==> flow/design.v <==
module subtractor_16bits(
    input [15:0] a,
    input [15:0] b,
    input bin,
    output [15:0] diff,
    output bout
);
    assign {bout, diff} = a - b - bin;
endmodule
module adder_16bits(
    input [15:0] a,
    input [15:0] b,
    input cin,
    output [15:0] sum,
    output cout
);
    assign {cout, sum} = a + b + cin;
endmodule
module multiplier_16bits(
    input [15:0] a,
    input [15:0] b,
    output [31:0] product
);
    assign product = a * b;
endmodule
module divider_16bits(
    input [15:0] dividend,
    input [15:0] divisor,
    output [15:0] quotient,
    output [15:0] remainder
);
    assign quotient = dividend / divisor;
    assign remainder = dividend % divisor;
endmodule
module dff_16bit (
    input      [15:0] d,
    input             clk,
    input             rstn,
    input             en,
    output reg [15:0] q
);
    always @(posedge clk) begin
        if (!rstn)
            q <= 16'b0;
        else if (en)
            q <= d;
    end
endmodule
module unified_computing_system (
    input      [15:0] d_a,           
    input      [15:0] d_b,           
    input      [1:0]  op_code,       
    input             clk,
    input             rstn,
    input             en_a,           
    input             en_b,           
    input             en_result,      
    input             cin,            
    input             bin,            
    output reg [31:0] result,         
    output reg [15:0] remainder,      
    output reg        cout,           
    output reg        bout,           
    output reg        overflow_flag,  
    output reg        error_flag      
);
    wire [15:0] q_a;            
    wire [15:0] q_b;            
    wire [15:0] sum_result;
    wire        sum_cout;
    wire [15:0] diff_result;
    wire        diff_bout;
    wire [31:0] product_result;
    wire [15:0] quotient_result;
    wire [15:0] remainder_result;
    reg [31:0] temp_result;
    reg [15:0] temp_remainder;
    reg        temp_cout;
    reg        temp_bout;
    reg        temp_overflow;
    reg        temp_error;
    dff_16bit register_a_inst (
        .d   (d_a),
        .clk (clk),
        .rstn(rstn),
        .en  (en_a),
        .q   (q_a)
    );
    dff_16bit register_b_inst (
        .d   (d_b),
        .clk (clk),
        .rstn(rstn),
        .en  (en_b),
        .q   (q_b)
    );
    adder_16bits adder_inst (
        .a   (q_a),
        .b   (q_b),
        .cin (cin),
        .sum (sum_result),
        .cout(sum_cout)
    );
    subtractor_16bits subtractor_inst (
        .a    (q_a),
        .b    (q_b),
        .bin  (bin),
        .diff (diff_result),
        .bout (diff_bout)
    );
    multiplier_16bits multiplier_inst (
        .a      (q_a),
        .b      (q_b),
        .product(product_result)
    );
    divider_16bits divider_inst (
        .dividend (q_a),
        .divisor  (q_b),
        .quotient (quotient_result),
        .remainder(remainder_result)
    );
    always @(*) begin
        temp_result = 32'b0;
        temp_remainder = 16'b0;
        temp_cout = 1'b0;
        temp_bout = 1'b0;
        temp_overflow = 1'b0;
        temp_error = 1'b0;
        case(op_code)
            2'b00: begin  
                temp_result = {16'b0, sum_result};
                temp_cout = sum_cout;
                if ((q_a[15] == q_b[15]) && (sum_result[15] != q_a[15])) begin
                    temp_overflow = 1'b1;
                end
            end
            2'b01: begin  
                temp_result = {16'b0, diff_result};
                temp_bout = diff_bout;
                if ((q_a[15] != q_b[15]) && (diff_result[15] != q_a[15])) begin
                    temp_overflow = 1'b1;
                end
            end
            2'b10: begin  
                temp_result = product_result;
                if (product_result[31:16] != 16'b0 && 
                    product_result[31:16] != 16'hFFFF) begin
                    temp_overflow = 1'b1;
                end
            end
            2'b11: begin  
                if (q_b == 16'b0) begin  
                    temp_result = 32'b0;
                    temp_error = 1'b1;
                end else begin
                    temp_result = {16'b0, quotient_result};  
                    temp_remainder = remainder_result;
                end
            end
            default: begin
            end
        endcase
    end
    always @(posedge clk) begin
        if (!rstn) begin
            result <= 32'b0;
            remainder <= 16'b0;
            cout <= 1'b0;
            bout <= 1'b0;
            overflow_flag <= 1'b0;
            error_flag <= 1'b0;
        end
        else if (en_result) begin
            result <= temp_result;
            remainder <= temp_remainder;
            cout <= temp_cout;
            bout <= temp_bout;
            overflow_flag <= temp_overflow;
            error_flag <= temp_error;
        end
    end
endmodule
### Reports on unified_computing_system

Tool output for the design above, in the order of the flow.
Line numbers count from 1 in the design file above.
A cell with n/a has no value.

| inputs | value |
|---|---|
| top module | unified_computing_system |
| clock input | clk |
| library | sky130hd |
| library corner | tt_025C_1v80 |

### Word-level counts

Counts by Yosys on the flattened word-level netlist (proc, flatten, opt, wreduce; memories kept). Register bits leave out memories and registers merged into their read ports (data or address). Print and check cells are left out. Cells with the same type and inputs are merged into one.

| word-level totals | value |
|---|---|
| register bits | 84 |
| bits of input ports | 41 |
| cells after elaboration | 44 |

| operators by class | value |
|---|---|
| add/subtract/negate cells | 4 |
| $mul | 1 |
| divide/modulo/power cells | 2 |
| equal/unequal tests | 8 |
| muxes and demuxes | 12 |
| reduce/logical cells | 9 |

Operator list:

| kind | count |
|---|---|
| multiplier 16 x 16 -> 32 bit | 1 |
| divider 16 x 16 -> 16 bit | 1 |
| remainder unit 16 x 16 -> 16 bit | 1 |
| parallel mux 32 bit (select 4 bit) | 1 |
| parallel mux 16 bit (select 2 bit) | 1 |
| 2-to-1 mux 16 bit | 2 |
| adder 16 x 16 -> 17 bit | 1 |
| subtractor 16 x 16 -> 17 bit | 1 |
| adder 17 x 1 -> 17 bit | 1 |
| subtractor 17 x 1 -> 17 bit | 1 |
| inequality test 16 bit with constant B | 1 |
| logical NOT 16 bit | 1 |
| nonzero test 16 bit | 1 |
| OR reduction 3 bit | 3 |
| parallel mux 1 bit (select 2 bit) | 3 |
| equality test 2 bit with constant B | 2 |
| parallel mux 1 bit (select 4 bit) | 1 |
| 2-to-1 mux 1 bit | 4 |
| inequality test 1 bit | 3 |
| logical AND 1 bit | 3 |
| equality test 2 x 1 -> 1 bit with constant B | 1 |
| logical NOT 2 bit | 1 |
| equality test 1 bit | 1 |

### Depth

Yosys ltp: most cells in a row. Word level: on the elaborated netlist, between registers, memories and ports. Mapped: between sequential cells and ports; inverters and the memories' decode and read muxes count.

| logic depth | value |
|---|---|
| word-level depth | 6 |
| ABC_AREA | 1 |
| mapped depth | 247 |
| gate-level depth less buffers | 242 |

### Netlist

Yosys stat after the flow's synthesis: flattened, memories mapped to cells. It holds for the ABC_AREA given above (unset counts as 0); a run with the other value may have another netlist.

Cells by type:

| type | count | total area (µm²) |
|---|---|---|
| sky130_fd_sc_hd__fa_1 | 199 | 3.98E+03 |
| sky130_fd_sc_hd__ha_1 | 290 | 3628.48 |
| sky130_fd_sc_hd__nand2_1 | 761 | 2856.49 |
| sky130_fd_sc_hd__inv_1 | 601 | 2.26E+03 |
| sky130_fd_sc_hd__dfxtp_1 | 84 | 1.68E+03 |
| sky130_fd_sc_hd__a21oi_1 | 216 | 1.08E+03 |
| sky130_fd_sc_hd__nand3_2 | 63 | 630.605 |
| sky130_fd_sc_hd__nand3_1 | 107 | 535.514 |
| sky130_fd_sc_hd__o21ai_0 | 102 | 510.49 |
| sky130_fd_sc_hd__xor2_1 | 46 | 402.886 |
| sky130_fd_sc_hd__nor2_1 | 102 | 382.867 |
| sky130_fd_sc_hd__nand2_2 | 55 | 344.08 |
| sky130_fd_sc_hd__xnor2_1 | 38 | 332.819 |
| sky130_fd_sc_hd__clkbuf_1 | 79 | 296.534 |
| sky130_fd_sc_hd__or2_2 | 44 | 275.264 |
| sky130_fd_sc_hd__o21ai_1 | 30 | 150.144 |
| sky130_fd_sc_hd__o21bai_1 | 18 | 135.13 |
| sky130_fd_sc_hd__and2_1 | 19 | 118.864 |

Other cell types: 50; their cells: 240.

| mapped netlist | value |
|---|---|
| mapped cells | 3094 |
| synthesis area | 21359.2 µm² |
| flip-flops | 84 |
| buffers | 118 |

### Worst setup path after synthesis

Path of least setup slack by OpenSTA after synthesis, without wires, with an ideal clock, recovery checks aside; 20% of the period is set as input and as output delay. Where synthesis merged equal registers, the netlist keeps one of their names.

| path after synthesis | value |
|---|---|
| path type | reg2reg |
| start | register register_b_inst.q[0] |
| end | register remainder[15] |
| clock period | 26000 ps |
| library setup time | 118 ps |
| time at the first pin | 0 ps |
| arrival time | 23817 ps |
| slack | 2065 ps |
| path delay | 23935 ps |
| stages on the path | 241 |
| path buffers | 5 |
| synthesis period reached | 23935 ps |

"path delay" is the arrival time less input delay plus setup time.
"stages on the path": output pins that drive a net of the path, with the launching flip-flop's if there is one; two outputs of one cell count as two.
"synthesis period reached" = period - worst setup slack (recovery checks aside). The figure is calculated, with input and output delays left at 20% of the set period.
The rows between start and end are the longest chain of elaborated cells between them; the timing report does not say that the signal goes this way. Where chains are equally long, one stands for them.
A line is the first line of the expression or statement that the cell stems from. Yosys adds cells for indexed reads and writes and turns some case tables into memories.

| between the ends, after synthesis | value |
|---|---|
| path through | sky130_fd_sc_hd__dfxtp_1 -> sky130_fd_sc_hd__inv_1 -> sky130_fd_sc_hd__ha_1 -> sky130_fd_sc_hd__nand2_1 -> sky130_fd_sc_hd__nor2_1 -> sky130_fd_sc_hd__nand2_1 -> sky130_fd_sc_hd__nor2_1 -> sky130_fd_sc_hd__nand2_1 -> sky130_fd_sc_hd__nand2_1 -> sky130_fd_sc_hd__nand2_1 -> sky130_fd_sc_hd__nand2_1 -> sky130_fd_sc_hd__inv_1 -> sky130_fd_sc_hd__ha_1 -> sky130_fd_sc_hd__nand2_1 -> sky130_fd_sc_hd__nand3_1 -> sky130_fd_sc_hd__nand2_1 -> sky130_fd_sc_hd__inv_1 -> sky130_fd_sc_hd__nand2_1 -> [205 not listed] -> sky130_fd_sc_hd__ha_1 -> sky130_fd_sc_hd__nand3_1 -> sky130_fd_sc_hd__and2_1 -> sky130_fd_sc_hd__o221ai_1 -> sky130_fd_sc_hd__a21oi_1 -> sky130_fd_sc_hd__o21bai_1 -> sky130_fd_sc_hd__a21oi_1 -> sky130_fd_sc_hd__o21bai_1 -> sky130_fd_sc_hd__nand3_1 -> sky130_fd_sc_hd__nand2_1 -> sky130_fd_sc_hd__a21oi_1 -> sky130_fd_sc_hd__nor2_1 -> sky130_fd_sc_hd__nor2_1 -> sky130_fd_sc_hd__xnor2_1 -> sky130_fd_sc_hd__o21ai_0 -> sky130_fd_sc_hd__inv_1 -> sky130_fd_sc_hd__nand2_2 -> sky130_fd_sc_hd__a21oi_2 |
| cells in the longest elaborated chain | 3 |
| elaborated cells between the ends (all ways) | 4 |
| source lines of those cells | 3 |
| those cells by class | 1 x div; 2 x mux; 1 x reduce/logical |

Ends and longest elaborated chain, after synthesis:

| what | line | RTL |
|---|---|---|
| from (decl) | 40 | `output reg [15:0] q` |
| from (assign) | 44 | `q <= 16'b0;` |
| from (assign) | 46 | `q <= d;` |
| remainder unit 16 x 16 -> 16 bit | 33 | `assign remainder = dividend % divisor;` |
| 2-to-1 mux 16 bit | 151 | `if (q_b == 16'b0) begin` |
| parallel mux 16 bit (select 2 bit) | 128 | `case(op_code)` |
| to (assign) | 166 | `remainder <= 16'b0;` |
| to (assign) | 174 | `remainder <= temp_remainder;` |
| to (decl) | 61 | `output reg [15:0] remainder,` |

### Worst path after layout

From the final timing report of flow run C: the path of least setup slack in the routed layout; clock arrival at registers is part of the times.
The report prints the path's times to 10 ps; the period is as set.

| path after layout | value |
|---|---|
| path type | reg2reg |
| start | register register_b_inst.q[0] |
| end | register remainder[14] |
| clock period | 26000 ps |
| library setup time | 60 ps |
| time at the first pin | 380 ps |
| arrival time | 24950 ps |
| slack | 1350 ps |
| stages on the path | 215 |
| path buffers | 4 |

The rows between start and end are the longest chain of elaborated cells between them; the timing report does not say that the signal goes this way. Where chains are equally long, one stands for them.

| between the ends, after layout | value |
|---|---|
| path through | sky130_fd_sc_hd__dfxtp_2 -> sky130_fd_sc_hd__inv_2 -> sky130_fd_sc_hd__ha_4 -> sky130_fd_sc_hd__nand2_1 -> sky130_fd_sc_hd__nor2_2 -> sky130_fd_sc_hd__nand2_1 -> sky130_fd_sc_hd__nor2_1 -> sky130_fd_sc_hd__nand2_1 -> sky130_fd_sc_hd__nand2_1 -> sky130_fd_sc_hd__nand2_1 -> sky130_fd_sc_hd__nand2_1 -> sky130_fd_sc_hd__inv_1 -> sky130_fd_sc_hd__ha_4 -> sky130_fd_sc_hd__nand2_1 -> sky130_fd_sc_hd__inv_1 -> sky130_fd_sc_hd__o2111ai_2 -> sky130_fd_sc_hd__or2_1 -> sky130_fd_sc_hd__and2_4 -> [179 not listed] -> sky130_fd_sc_hd__o21ai_4 -> sky130_fd_sc_hd__buf_4 -> sky130_fd_sc_hd__fa_2 -> sky130_fd_sc_hd__a221o_1 -> sky130_fd_sc_hd__nand3_1 -> sky130_fd_sc_hd__nand2_2 -> sky130_fd_sc_hd__nand3_2 -> sky130_fd_sc_hd__nand2_2 -> sky130_fd_sc_hd__nand3_1 -> sky130_fd_sc_hd__nand2_1 -> sky130_fd_sc_hd__inv_1 -> sky130_fd_sc_hd__o21ai_0 -> sky130_fd_sc_hd__inv_1 -> sky130_fd_sc_hd__o21ai_1 -> sky130_fd_sc_hd__or2_2 -> sky130_fd_sc_hd__a31oi_1 -> sky130_fd_sc_hd__nand2_1 -> sky130_fd_sc_hd__a21oi_2 |
| cells in the longest elaborated chain | 3 |
| elaborated cells between the ends (all ways) | 4 |
| source lines of those cells | 3 |
| those cells by class | 1 x div; 2 x mux; 1 x reduce/logical |

Ends and longest elaborated chain, after layout:

| what | line | RTL |
|---|---|---|
| from (decl) | 40 | `output reg [15:0] q` |
| from (assign) | 44 | `q <= 16'b0;` |
| from (assign) | 46 | `q <= d;` |
| remainder unit 16 x 16 -> 16 bit | 33 | `assign remainder = dividend % divisor;` |
| 2-to-1 mux 16 bit | 151 | `if (q_b == 16'b0) begin` |
| parallel mux 16 bit (select 2 bit) | 128 | `case(op_code)` |
| to (assign) | 166 | `remainder <= 16'b0;` |
| to (assign) | 174 | `remainder <= temp_remainder;` |
| to (decl) | 61 | `output reg [15:0] remainder,` |

Design unified_computing_system on sky130hd. What follows are 5 stored runs of the flow, each under its own settings; their order means nothing. The constraints put input and output delay at 20% of the set period each and load the outputs with 0.01 pF.
"reached clock period" means the clock period less the worst setup slack. The figure is calculated, with input and output delays left at 20% of the set period.
By "critical path time" is meant the share of the clock period that the worst setup path is allowed (20% is reserved at inputs, 20% at outputs), minus its slack. Clock arrival times at its registers enter into it.
"critical path time" is known to 10 ps.

## Flow run A

==> flow/run.sh <==
#!/bin/bash
# the make line also repeats the synthesis and layout settings of config.mk as NAME=value (left out here)
make -C /OpenROAD-flow-scripts/flow DESIGN_CONFIG=/design/flow/config.mk WORK_HOME=/design/flow/orfs CLKGATE_MAP_FILE= finish
==> flow/config.mk <==
export PLATFORM = sky130hd
export DESIGN_NAME = unified_computing_system
export DESIGN_NICKNAME = unified_computing_system
export VERILOG_FILES = /design/flow/design.v
export SDC_FILE = /design/flow/constraint.sdc
export NUM_CORES = 4
export LEC_CHECK = 0
export ABC_AREA = 1
export CAP_MARGIN = 20
export CELL_PAD_IN_SITES_DETAIL_PLACEMENT = 2
export CELL_PAD_IN_SITES_GLOBAL_PLACEMENT = 3
export CORE_ASPECT_RATIO = 0.72
export CORE_MARGIN = 2
export CORE_UTILIZATION = 38
export CTS_CLUSTER_DIAMETER = 94
export CTS_CLUSTER_SIZE = 41
export MAX_ROUTING_LAYER = met5
export PLACE_DENSITY = 0.45
export SLEW_MARGIN = 20
export TNS_END_PERCENT = 90
==> flow/constraint.sdc <==
create_clock -name core_clock -period 24.3 [get_ports {clk}]
set_input_delay 4.8600 -clock core_clock [delete_from_list [all_inputs] [get_ports {clk}]]
set_output_delay 4.8600 -clock core_clock [all_outputs]
set_load 0.01 [all_outputs]

Flow run A: did not finish, routing stopped with ODB-0269

## Flow run B

==> flow/run.sh <==
#!/bin/bash
# the make line also repeats the synthesis and layout settings of config.mk as NAME=value (left out here)
make -C /OpenROAD-flow-scripts/flow DESIGN_CONFIG=/design/flow/config.mk WORK_HOME=/design/flow/orfs CLKGATE_MAP_FILE= finish
==> flow/config.mk <==
export PLATFORM = sky130hd
export DESIGN_NAME = unified_computing_system
export DESIGN_NICKNAME = unified_computing_system
export VERILOG_FILES = /design/flow/design.v
export SDC_FILE = /design/flow/constraint.sdc
export NUM_CORES = 4
export LEC_CHECK = 0
export ABC_AREA = 1
export CAP_MARGIN = 20
export CELL_PAD_IN_SITES_DETAIL_PLACEMENT = 2
export CORE_MARGIN = 2
export CORE_UTILIZATION = 40
export MAX_ROUTING_LAYER = met5
export PLACE_DENSITY_LB_ADDON = 0.06
export SLEW_MARGIN = 20
==> flow/constraint.sdc <==
create_clock -name core_clock -period 26.0 [get_ports {clk}]
set_input_delay 5.2000 -clock core_clock [delete_from_list [all_inputs] [get_ports {clk}]]
set_output_delay 5.2000 -clock core_clock [all_outputs]
set_load 0.01 [all_outputs]

Flow run B: did not finish, routing stopped with DPL-0033

## Flow run C

==> flow/run.sh <==
#!/bin/bash
# the make line also repeats the synthesis and layout settings of config.mk as NAME=value (left out here)
make -C /OpenROAD-flow-scripts/flow DESIGN_CONFIG=/design/flow/config.mk WORK_HOME=/design/flow/orfs CLKGATE_MAP_FILE= finish
==> flow/config.mk <==
export PLATFORM = sky130hd
export DESIGN_NAME = unified_computing_system
export DESIGN_NICKNAME = unified_computing_system
export VERILOG_FILES = /design/flow/design.v
export SDC_FILE = /design/flow/constraint.sdc
export NUM_CORES = 4
export LEC_CHECK = 0
export ABC_AREA = 1
export CAP_MARGIN = 20
export CORE_MARGIN = 2
export CORE_UTILIZATION = 40
export MAX_ROUTING_LAYER = met4
export PLACE_DENSITY_LB_ADDON = 0.17
export SLEW_MARGIN = 20
==> flow/constraint.sdc <==
create_clock -name core_clock -period 26.0 [get_ports {clk}]
set_input_delay 5.2000 -clock core_clock [delete_from_list [all_inputs] [get_ports {clk}]]
set_output_delay 5.2000 -clock core_clock [all_outputs]
set_load 0.01 [all_outputs]

| result of flow run C | value |
|---|---|
| worst hold slack after layout | 469 ps |
| post-synthesis cell area | 21359.2 µm² |
| total negative slack on setup checks | 0 ps |
| setup slack of the worst path | 1352 ps |
| standard-cell area of the final layout | 25077.8 µm² |
| reached clock period | 24648 ps |
| post-layout utilization | 47.6% |
| critical path time | 24650 ps |
| type of the worst setup path | reg2reg |
| overall die area | 55262.6 µm² |

## Flow run D

==> flow/run.sh <==
#!/bin/bash
# the make line also repeats the synthesis and layout settings of config.mk as NAME=value (left out here)
make -C /OpenROAD-flow-scripts/flow DESIGN_CONFIG=/design/flow/config.mk WORK_HOME=/design/flow/orfs CLKGATE_MAP_FILE= finish
==> flow/config.mk <==
export PLATFORM = sky130hd
export DESIGN_NAME = unified_computing_system
export DESIGN_NICKNAME = unified_computing_system
export VERILOG_FILES = /design/flow/design.v
export SDC_FILE = /design/flow/constraint.sdc
export NUM_CORES = 4
export LEC_CHECK = 0
export CAP_MARGIN = 5
export CELL_PAD_IN_SITES_DETAIL_PLACEMENT = 1
export CELL_PAD_IN_SITES_GLOBAL_PLACEMENT = 2
export CORE_MARGIN = 2
export CORE_UTILIZATION = 25
export GPL_ROUTABILITY_DRIVEN = 1
export HOLD_SLACK_MARGIN = 0.27
export MAX_ROUTING_LAYER = met5
export MIN_ROUTING_LAYER = met2
export PLACE_DENSITY = 0.81
export SETUP_SLACK_MARGIN = 4.0
export SLEW_MARGIN = 40
==> flow/constraint.sdc <==
create_clock -name core_clock -period 20.9 [get_ports {clk}]
set_input_delay 4.1800 -clock core_clock [delete_from_list [all_inputs] [get_ports {clk}]]
set_output_delay 4.1800 -clock core_clock [all_outputs]
set_load 0.01 [all_outputs]

| result of flow run D | value |
|---|---|
| worst hold slack after layout | 469 ps |
| post-synthesis cell area | 20298.2 µm² |
| total negative slack on setup checks | -86507 ps |
| setup slack of the worst path | -4936 ps |
| standard-cell area of the final layout | 29030.3 µm² |
| reached clock period | 25836 ps |
| post-layout utilization | 36.1% |
| critical path time | 25840 ps |
| type of the worst setup path | reg2reg |
| overall die area | 83489.2 µm² |

## Flow run E

==> flow/run.sh <==
#!/bin/bash
# the make line also repeats the synthesis and layout settings of config.mk as NAME=value (left out here)
make -C /OpenROAD-flow-scripts/flow DESIGN_CONFIG=/design/flow/config.mk WORK_HOME=/design/flow/orfs CLKGATE_MAP_FILE= finish
==> flow/config.mk <==
export PLATFORM = sky130hd
export DESIGN_NAME = unified_computing_system
export DESIGN_NICKNAME = unified_computing_system
export VERILOG_FILES = /design/flow/design.v
export SDC_FILE = /design/flow/constraint.sdc
export NUM_CORES = 4
export LEC_CHECK = 0
export CAP_MARGIN = 20
export CORE_MARGIN = 2
export CORE_UTILIZATION = 40
export SLEW_MARGIN = 20
==> flow/constraint.sdc <==
create_clock -name core_clock -period 25.9 [get_ports {clk}]
set_input_delay 5.1800 -clock core_clock [delete_from_list [all_inputs] [get_ports {clk}]]
set_output_delay 5.1800 -clock core_clock [all_outputs]
set_load 0.01 [all_outputs]

| result of flow run E | value |
|---|---|
| worst hold slack after layout | 453 ps |
| post-synthesis cell area | 20298.2 µm² |
| total negative slack on setup checks | 0 ps |
| setup slack of the worst path | 467 ps |
| standard-cell area of the final layout | 25285.5 µm² |
| reached clock period | 25433 ps |
| post-layout utilization | 50.4% |
| critical path time | 25430 ps |
| type of the worst setup path | reg2reg |
| overall die area | 52562.4 µm² |
